==> flow/design.v <==
module input_buffer #(parameter DATA_WIDTH = 8, parameter SIZE = 64)(
    input logic clk,
    input logic rst,
    input logic write_en,
    input logic [DATA_WIDTH-1:0] data_in,
    output logic [DATA_WIDTH-1:0] data_out,
    input logic [$clog2(SIZE)-1:0] read_addr,
    input logic [$clog2(SIZE)-1:0] write_addr
);
    logic [DATA_WIDTH-1:0] buffer [0:SIZE-1];
    always_ff @(posedge clk or posedge rst) begin
        if (rst)
            for (int i = 0; i < SIZE; i++) buffer[i] <= 0;
        else if (write_en)
            buffer[write_addr] <= data_in;
    end
    assign data_out = buffer[read_addr];
endmodule
module weight_buffer #(parameter DATA_WIDTH = 8, parameter SIZE = 9)(
    input logic clk,
    input logic rst,
    input logic write_en,
    input logic [DATA_WIDTH-1:0] data_in,
    input logic [$clog2(SIZE)-1:0] write_addr,
    output logic [SIZE*DATA_WIDTH-1:0] weights
);
    logic [DATA_WIDTH-1:0] buffer [0:SIZE-1];
    always_ff @(posedge clk or posedge rst) begin
        if (rst)
            for (int i = 0; i < SIZE; i++) buffer[i] <= 0;
        else if (write_en)
            buffer[write_addr] <= data_in;
    end
    for (genvar g = 0; g < SIZE; g++) begin : g_out
        assign weights[g*DATA_WIDTH +: DATA_WIDTH] = buffer[g];
    end
endmodule
module conv2d_core #(parameter DATA_WIDTH = 8)(
    input logic clk,
    input logic rst,
    input logic [9*DATA_WIDTH-1:0] input_window,
    input logic [9*DATA_WIDTH-1:0] weights,
    output logic signed [2*DATA_WIDTH-1:0] conv_out
);
    logic signed [2*DATA_WIDTH-1:0] acc, acc_next;
    always_comb begin
        acc_next = 0;
        for (int i = 0; i < 9; i++) begin
            acc_next += $signed(input_window[i*DATA_WIDTH +: DATA_WIDTH]) * $signed(weights[i*DATA_WIDTH +: DATA_WIDTH]);
        end
    end
    always_ff @(posedge clk or posedge rst) begin
        if (rst)
            acc <= 0;
        else
            acc <= acc_next;
    end
    assign conv_out = acc;
endmodule
module relu #(parameter DATA_WIDTH = 16)(
    input logic signed [DATA_WIDTH-1:0] in,
    output logic signed [DATA_WIDTH-1:0] out
);
    assign out = (in > 0) ? in : 0;
endmodule
module max_pool #(parameter DATA_WIDTH = 8)(
    input logic [DATA_WIDTH-1:0] in0, in1, in2, in3,
    output logic [DATA_WIDTH-1:0] out
);
    assign out = (in0 > in1) ? (in0 > in2 ? (in0 > in3 ? in0 : in3) : (in2 > in3 ? in2 : in3)) :
                              (in1 > in2 ? (in1 > in3 ? in1 : in3) : (in2 > in3 ? in2 : in3));
endmodule
module cnn_accel (
    input  logic        clk,
    input  logic        rst,
    input  logic        wr_en,
    input  logic        wr_sel,      
    input  logic [5:0]  wr_addr,
    input  logic [7:0]  wr_data,
    input  logic        start,
    output logic        ready,
    output logic        out_valid,
    output logic [15:0] out_data
);
    typedef enum logic [1:0] {S_IDLE, S_READ, S_CONV, S_POOL} state_t;
    state_t state;
    logic [3:0] k;           
    logic [1:0] s;           
    logic [1:0] py, px;      
    logic [7:0]  pix;
    logic [5:0]  rd_addr;
    logic [71:0] weights;
    logic [7:0]  win [0:8];
    logic [71:0] win_flat;
    logic signed [15:0] conv_out, relu_out;
    logic [15:0] pool_r [0:3];
    logic [15:0] pool_out;
    logic        out_valid_r;
    assign ready = (state == S_IDLE);
    input_buffer #(.DATA_WIDTH(8), .SIZE(64)) u_ibuf (
        .clk(clk), .rst(rst),
        .write_en(wr_en & ~wr_sel & ready),
        .data_in(wr_data),
        .data_out(pix),
        .read_addr(rd_addr),
        .write_addr(wr_addr)
    );
    weight_buffer #(.DATA_WIDTH(8), .SIZE(9)) u_wbuf (
        .clk(clk), .rst(rst),
        .write_en(wr_en & wr_sel & ready),
        .data_in(wr_data),
        .write_addr(wr_addr[3:0]),
        .weights(weights)
    );
    conv2d_core #(.DATA_WIDTH(8)) u_conv (
        .clk(clk), .rst(rst),
        .input_window(win_flat),
        .weights(weights),
        .conv_out(conv_out)
    );
    for (genvar g = 0; g < 9; g++) begin : g_win
        assign win_flat[g*8 +: 8] = win[g];
    end
    relu #(.DATA_WIDTH(16)) u_relu (.in(conv_out), .out(relu_out));
    max_pool #(.DATA_WIDTH(16)) u_pool (
        .in0(pool_r[0]), .in1(pool_r[1]), .in2(pool_r[2]), .in3(pool_r[3]),
        .out(pool_out)
    );
    logic [1:0] ky, kx;
    always_comb begin
        case (k)
            4'd0: begin ky = 2'd0; kx = 2'd0; end
            4'd1: begin ky = 2'd0; kx = 2'd1; end
            4'd2: begin ky = 2'd0; kx = 2'd2; end
            4'd3: begin ky = 2'd1; kx = 2'd0; end
            4'd4: begin ky = 2'd1; kx = 2'd1; end
            4'd5: begin ky = 2'd1; kx = 2'd2; end
            4'd6: begin ky = 2'd2; kx = 2'd0; end
            4'd7: begin ky = 2'd2; kx = 2'd1; end
            default: begin ky = 2'd2; kx = 2'd2; end
        endcase
    end
    logic [2:0] row, col;
    assign row = {py, 1'b0} + {2'b00, s[1]} + {1'b0, ky};
    assign col = {px, 1'b0} + {2'b00, s[0]} + {1'b0, kx};
    assign rd_addr = {row, col};
    always_ff @(posedge clk or posedge rst) begin
        if (rst) begin
            state       <= S_IDLE;
            k           <= 4'd0;
            s           <= 2'd0;
            py          <= 2'd0;
            px          <= 2'd0;
            out_valid_r <= 1'b0;
            for (int i = 0; i < 9; i++) win[i] <= 8'd0;
            for (int i = 0; i < 4; i++) pool_r[i] <= 16'd0;
        end else begin
            out_valid_r <= 1'b0;
            case (state)
                S_IDLE: begin
                    if (start) begin
                        state <= S_READ;
                        k  <= 4'd0;
                        s  <= 2'd0;
                        py <= 2'd0;
                        px <= 2'd0;
                    end
                end
                S_READ: begin
                    win[k] <= pix;
                    if (k == 4'd8) state <= S_CONV;
                    else k <= k + 4'd1;
                end
                S_CONV: begin
                    state <= S_POOL;
                end
                S_POOL: begin
                    pool_r[s] <= relu_out;
                    k <= 4'd0;
                    if (s == 2'd3) begin
                        out_valid_r <= 1'b1;
                        s <= 2'd0;
                        if (px == 2'd2) begin
                            px <= 2'd0;
                            if (py == 2'd2) begin
                                py <= 2'd0;
                                state <= S_IDLE;
                            end else begin
                                py <= py + 2'd1;
                                state <= S_READ;
                            end
                        end else begin
                            px <= px + 2'd1;
                            state <= S_READ;
                        end
                    end else begin
                        s <= s + 2'd1;
                        state <= S_READ;
                    end
                end
                default: state <= S_IDLE;
            endcase
        end
    end
    assign out_valid = out_valid_r;
    assign out_data  = pool_out;
endmodule
From RTL to reports: cnn_accel
What the tools print for cnn_accel, step after step.
Line numbers count from 1 in the design file above.
Library cell names are shortened.
{ "design": {"design": "cnn_accel", "clock_port": "clk", "lib": "sky130hd", "pvt_corner": "tt_025C_1v80"} }

After elaboration
Counts by Yosys on the flattened word-level netlist (proc, flatten, opt, wreduce). Print and check cells are left out. Cells with the same type and inputs are merged into one.
Yosys's memory passes give these memory sizes; they may raise the number of words (mostly to a power of two), join words into wider ones and drop unused or constant bits.
{ "word_totals": {"ff_bits": 749, "latch_bits": 0, "ramBits": 0, "mem_bits_ro": 32, "clocked_rd_ports_x_width": 0, "mem_count": 1, "out_inout_bits": 18, "elab_cells": 416} }
{ "classes": {"n_addsub": 16, "n_mul": 9, "div": 0, "n_cmp": 7, "equal": 155, "shifts": 0, "n_mux": 30, "bitwise": 5, "n_reduce_logical": 100} }
{ "memory_table": {"columns": ["name", "size", "width", "rd", "wr", "line_no", "rtl"], "rows": [
  ["(name not given)", 8, 4, 1, 0, 131, "case (k)"]
]} }
{ "ops": {"columns": ["operator", "n"], "rows": [
  ["8-bit by 8-bit multiplier with 16-bit output", 9],
  ["8-bit case mux with 64-bit select", 1],
  ["6-bit equality test (second input constant)", 64],
  ["6-bit by 5-bit equality test with 1-bit output (second input constant)", 32],
  ["2-bit AND reduction", 87],
  ["16-bit adder", 8],
  ["16-bit two-way mux", 7],
  ["16-bit > comparator", 6],
  ["6-bit by 4-bit equality test with 1-bit output (second input constant)", 16],
  ["6-bit by 3-bit equality test with 1-bit output (second input constant)", 8],
  ["4-bit by 3-bit equality test with 1-bit output (second input constant)", 8],
  ["6-bit by 2-bit equality test with 1-bit output (second input constant)", 4],
  ["2-bit two-way mux", 9],
  ["16-bit by 1-bit > comparator with 1-bit output (second input constant)", 1],
  ["4-bit by 2-bit equality test with 1-bit output (second input constant)", 4],
  ["2-bit equality test (second input constant)", 6],
  ["6-bit by 1-bit equality test with 1-bit output (second input constant)", 2],
  ["6-bit logical NOT", 2],
  ["4-bit case mux with 3-bit select", 1],
  ["2-bit case mux with 2-bit select", 3],
  ["4-bit two-way mux", 3],
  ["2-bit inequality test (second input constant)", 5],
  ["3-bit AND reduction", 3],
  ["4-bit by 1-bit equality test with 1-bit output (second input constant)", 2],
  ["4-bit equality test (second input constant)", 2],
  ["4-bit logical NOT", 2],
  ["2-bit case mux with 4-bit select", 1],
  ["2-bit by 1-bit adder with 2-bit output (second input constant)", 3]
]} }
Not listed: further kinds 12, cells in them 23.

Longest topological paths
Yosys ltp: most cells in a row. Word level: on the elaborated netlist, between registers, memories and ports. Mapped: between sequential cells and ports; inverters and the memories' decode and read muxes count.
{ "depth": {"depth_word": 9, "ABC_AREA": 0, "mapped_depth": 29} }

Mapped cells and area
Source: synth_stat.txt of the flow (Yosys; design flattened, memories mapped). It holds for the ABC_AREA given above (unset counts as 0); a run with the other value may have another netlist.
Totals and module areas in this step are rounded.
{ "mapped": {"cell_count": 5308, "synth_area_mm2": 0.05858, "seq_area_mm2": 0.01879, "flip_flops": 751, "buffers": 211} }
{ "by_type": {"columns": ["cell", "n"], "rows": [
  ["dfrtp_1", 750],
  ["fa_1", 691],
  ["mux2_2", 602],
  ["ha_1", 290],
  ["inv_1", 836],
  ["and2_1", 335],
  ["nand2_1", 457],
  ["o21ai_0", 166],
  ["xnor2_1", 77],
  ["clkbuf_1", 154],
  ["a22oi_1", 66],
  ["nand3_1", 82],
  ["nor2_1", 109],
  ["a221oi_1", 45],
  ["nand2b_1", 55],
  ["a21oi_1", 61],
  ["nor2b_1", 45],
  ["mux4_2", 11]
]} }
Not listed: further types 66, cells in them 476.
The figures by module come from a second, unflattened synthesis with its own total; it is not the netlist above.
{ "unflattened": {"cells_unflattened": 5151, "hier_area_mm2": 0.05881} }
Each row is one instance without its submodules.
{ "by_module": {"columns": ["mod", "instances", "cells", "mod_area_mm2", "seq_area_mm2"], "rows": [
  ["conv2d_core #(DATA_WIDTH=8)", 1, 2394, 0.02358, 0.0004004],
  ["input_buffer", 1, 1752, 0.02307, 0.01281],
  ["cnn_accel", 1, 405, 0.006222, 0.00378],
  ["max_pool #(DATA_WIDTH=16)", 1, 420, 0.002992, 0],
  ["weight_buffer", 1, 162, 0.0028, 0.001802],
  ["relu #(DATA_WIDTH=16)", 1, 18, 0.0001439, 0]
]} }

Worst setup path after synthesis
OpenSTA on the mapped netlist: ideal clock, no wires. The path of least setup slack (recovery checks aside). Input and output delay are each 20% of the period. Register names are those of the netlist, which keeps one name where synthesis merged equal registers.
{ "synth_timing": {"kind": "reg-to-reg", "from": "register win[7][7]", "to": "register u_conv.acc[15]", "clock_period_ps": 10000, "setup_ps": 80, "launch_ps": 0, "arrival_time_ps": 7371, "t_required_ps": 9920, "setup_slack_ps": 2549, "delay_ps": 7451, "stages": 25, "path_buffers": 1, "period_less_setup_slack_ps": 7451} }
"delay_ps" = arrival - input delay + setup time.
"stages": output pins that drive a net of the path, with the launching flip-flop's if there is one; two outputs of one cell count as two.
"period_less_setup_slack_ps" is the clock period less the worst setup slack; recovery checks do not enter. This is arithmetic on one report: input and output delays are still those of the set period (20% each).
Between the ends stands the longest chain of elaborated cells between them, by number of cells; it is not shown to be the way that was timed. Of several equally long chains one is given.
Each line given opens the expression or statement behind the cell; cells for indexed reads and writes are added by Yosys, which also makes memories of some case tables.
{ "synth_between": {"cell_sequence": "dfrtp_1 clkbuf_1 and2_1 inv_1 fa_1 inv_1 fa_1 fa_1 fa_1 fa_1 inv_1 fa_1 fa_1 inv_1 fa_1 fa_1 inv_1 fa_1 inv_1 ha_1 and2_1 o41ai_1 o21ai_0 o41ai_1 xnor2_1", "elab_chain_len": 3, "cone_cells": 3} }
{ "synth_lines": {"columns": ["item", "line_no", "rtl"], "rows": [
  ["start, declared", 93, "logic [7:0]  win [0:8];"],
  ["start, assigned", 155, "for (int i = 0; i < 9; i++) win[i] <= 8'd0;"],
  ["start, assigned", 170, "win[k] <= pix;"],
  ["8-bit by 8-bit multiplier with 16-bit output", 49, "acc_next += $signed(input_window[i*DATA_WIDTH +: DATA_WIDTH]) * $signed(weights[i*DATA_WIDTH +: DATA_WIDTH]);"],
  ["16-bit adder (2 in a row)", 49, null],
  ["end, assigned", 54, "acc <= 0;"],
  ["end, assigned", 56, "acc <= acc_next;"],
  ["end, declared", 45, "logic signed [2*DATA_WIDTH-1:0] acc, acc_next;"]
]} }

Timing after layout
Path of least setup slack in the final report of job 2 (OpenROAD, finished layout, wires in). Where an end is a register, its clock arrival counts in the times.
The path's times are printed in steps of 10 ps; the period is the one set.
{ "layout_timing": {"kind": "reg-to-reg", "from": "register u_wbuf.buffer[6][1]", "to": "register u_conv.acc[15]", "clock_period_ps": 8270, "setup_ps": 80, "launch_ps": 700, "arrival_time_ps": 8480, "t_required_ps": 8900, "setup_slack_ps": 420, "stages": 23, "path_buffers": 0} }
Between the ends stands the longest chain of elaborated cells between them, by number of cells; it is not shown to be the way that was timed. Of several equally long chains one is given.
{ "layout_between": {"cell_sequence": "dfrtp_1 and2_1 inv_1 fa_1 inv_1 fa_1 fa_1 inv_1 fa_1 fa_1 inv_1 fa_1 fa_1 fa_1 fa_1 inv_1 fa_1 inv_1 ha_1 o41ai_2 o21ai_0 o41ai_1 xnor2_1", "elab_chain_len": 4, "cone_cells": 4} }
{ "layout_lines": {"columns": ["item", "line_no", "rtl"], "rows": [
  ["start, declared", 27, "logic [DATA_WIDTH-1:0] buffer [0:SIZE-1];"],
  ["start, assigned", 30, "for (int i = 0; i < SIZE; i++) buffer[i] <= 0;"],
  ["start, assigned", 32, "buffer[write_addr] <= data_in;"],
  ["8-bit by 8-bit multiplier with 16-bit output", 49, "acc_next += $signed(input_window[i*DATA_WIDTH +: DATA_WIDTH]) * $signed(weights[i*DATA_WIDTH +: DATA_WIDTH]);"],
  ["16-bit adder (3 in a row)", 49, null],
  ["end, assigned", 54, "acc <= 0;"],
  ["end, assigned", 56, "acc <= acc_next;"],
  ["end, declared", 45, "logic signed [2*DATA_WIDTH-1:0] acc, acc_next;"]
]} }

Lab notebook: cnn_accel

cnn_accel through Yosys and OpenROAD on sky130hd: 4 stored runs, unordered, with their settings and measured results. The constraints put input and output delay at 20% of the set period each and load the outputs with 0.01 pF.
"clock_period_reached_ps" = clock period - worst setup slack. The figure is calculated, with input and output delays left at 20% of the set period.
By "power_mw" is meant OpenSTA's value without simulated activity: inputs other than the clock are taken to toggle once in ten clock periods, and the tool carries that through the logic.
Results are given in rounded form.

Job 1
==> flow/run.sh <==
#!/bin/bash
# the make line also repeats the synthesis and layout settings of config.mk as NAME=value (left out here)
make -C /OpenROAD-flow-scripts/flow DESIGN_CONFIG=/design/flow/config.mk WORK_HOME=/design/flow/orfs CLKGATE_MAP_FILE= finish
==> flow/config.mk <==
export PLATFORM = sky130hd
export DESIGN_NAME = cnn_accel
export DESIGN_NICKNAME = cnn_accel
export VERILOG_FILES = /design/flow/design.v
export SDC_FILE = /design/flow/constraint.sdc
export NUM_CORES = 4
export LEC_CHECK = 0
export CAP_MARGIN = 0
export CELL_PAD_IN_SITES_DETAIL_PLACEMENT = 2
export CORE_ASPECT_RATIO = 1.33
export CORE_MARGIN = 7
export CORE_UTILIZATION = 56
export CTS_CLUSTER_SIZE = 29
export GPL_ROUTABILITY_DRIVEN = 0
export MAX_ROUTING_LAYER = met4
export SETUP_SLACK_MARGIN = -0.31
export SLEW_MARGIN = 20
==> flow/constraint.sdc <==
create_clock -name core_clock -period 10.0 [get_ports {clk}]
set_input_delay 2.0000 -clock core_clock [delete_from_list [all_inputs] [get_ports {clk}]]
set_output_delay 2.0000 -clock core_clock [all_outputs]
set_load 0.01 [all_outputs]

==> results of job 1, as JSON <==
{
  "outcome": "unfinished; error DPL-0033 in placement"
}

Job 2
==> flow/run.sh <==
#!/bin/bash
# the make line also repeats the synthesis and layout settings of config.mk as NAME=value (left out here)
make -C /OpenROAD-flow-scripts/flow DESIGN_CONFIG=/design/flow/config.mk WORK_HOME=/design/flow/orfs CLKGATE_MAP_FILE= finish
==> flow/config.mk <==
export PLATFORM = sky130hd
export DESIGN_NAME = cnn_accel
export DESIGN_NICKNAME = cnn_accel
export VERILOG_FILES = /design/flow/design.v
export SDC_FILE = /design/flow/constraint.sdc
export NUM_CORES = 4
export LEC_CHECK = 0
export CAP_MARGIN = 20
export CORE_MARGIN = 2
export CORE_UTILIZATION = 40
export SLEW_MARGIN = 20
==> flow/constraint.sdc <==
create_clock -name core_clock -period 8.27 [get_ports {clk}]
set_input_delay 1.6540 -clock core_clock [delete_from_list [all_inputs] [get_ports {clk}]]
set_output_delay 1.6540 -clock core_clock [all_outputs]
set_load 0.01 [all_outputs]

==> results of job 2, as JSON <==
{
  "synthArea_mm2": 0.05858,
  "timing.hold.ws_ps": 360,
  "setup_ws_ps": 419,
  "die_area_mm2": 0.1495,
  "clock_period_reached_ps": 7851,
  "power_mw": 17.56,
  "setupTns_ps": 0,
  "layout_utilization_pct": 44.2
}

Job 3
==> flow/run.sh <==
#!/bin/bash
# the make line also repeats the synthesis and layout settings of config.mk as NAME=value (left out here)
make -C /OpenROAD-flow-scripts/flow DESIGN_CONFIG=/design/flow/config.mk WORK_HOME=/design/flow/orfs CLKGATE_MAP_FILE= finish
==> flow/config.mk <==
export PLATFORM = sky130hd
export DESIGN_NAME = cnn_accel
export DESIGN_NICKNAME = cnn_accel
export VERILOG_FILES = /design/flow/design.v
export SDC_FILE = /design/flow/constraint.sdc
export NUM_CORES = 4
export LEC_CHECK = 0
export CAP_MARGIN = 25
export CORE_MARGIN = 4
export CORE_UTILIZATION = 39
export GPL_ROUTABILITY_DRIVEN = 0
export GPL_TIMING_DRIVEN = 1
export MIN_ROUTING_LAYER = met2
export PLACE_DENSITY_LB_ADDON = 0.19
export SETUP_SLACK_MARGIN = 2.38
export SLEW_MARGIN = 15
export TNS_END_PERCENT = 65
==> flow/constraint.sdc <==
create_clock -name core_clock -period 12.5 [get_ports {clk}]
set_input_delay 2.5000 -clock core_clock [delete_from_list [all_inputs] [get_ports {clk}]]
set_output_delay 2.5000 -clock core_clock [all_outputs]
set_load 0.01 [all_outputs]

==> results of job 3, as JSON <==
{
  "synthArea_mm2": 0.05858,
  "timing.hold.ws_ps": 356,
  "setup_ws_ps": 4148,
  "die_area_mm2": 0.1565,
  "clock_period_reached_ps": 8352,
  "power_mw": 12.09,
  "setupTns_ps": 0,
  "layout_utilization_pct": 43.6
}

Job 4
==> flow/run.sh <==
#!/bin/bash
# the make line also repeats the synthesis and layout settings of config.mk as NAME=value (left out here)
make -C /OpenROAD-flow-scripts/flow DESIGN_CONFIG=/design/flow/config.mk WORK_HOME=/design/flow/orfs CLKGATE_MAP_FILE= finish
==> flow/config.mk <==
export PLATFORM = sky130hd
export DESIGN_NAME = cnn_accel
export DESIGN_NICKNAME = cnn_accel
export VERILOG_FILES = /design/flow/design.v
export SDC_FILE = /design/flow/constraint.sdc
export NUM_CORES = 4
export LEC_CHECK = 0
export CAP_MARGIN = 5
export CORE_MARGIN = 2
export CORE_UTILIZATION = 56
export GPL_ROUTABILITY_DRIVEN = 0
export MAX_ROUTING_LAYER = met4
export SETUP_SLACK_MARGIN = -0.31
export SLEW_MARGIN = 20
==> flow/constraint.sdc <==
create_clock -name core_clock -period 10.0 [get_ports {clk}]
set_input_delay 2.0000 -clock core_clock [delete_from_list [all_inputs] [get_ports {clk}]]
set_output_delay 2.0000 -clock core_clock [all_outputs]
set_load 0.01 [all_outputs]

==> results of job 4, as JSON <==
{
  "synthArea_mm2": 0.05858,
  "timing.hold.ws_ps": 339,
  "setup_ws_ps": 1569,
  "die_area_mm2": 0.1072,
  "clock_period_reached_ps": 8431,
  "power_mw": 14.59,
  "setupTns_ps": 0,
  "layout_utilization_pct": 61.2
}
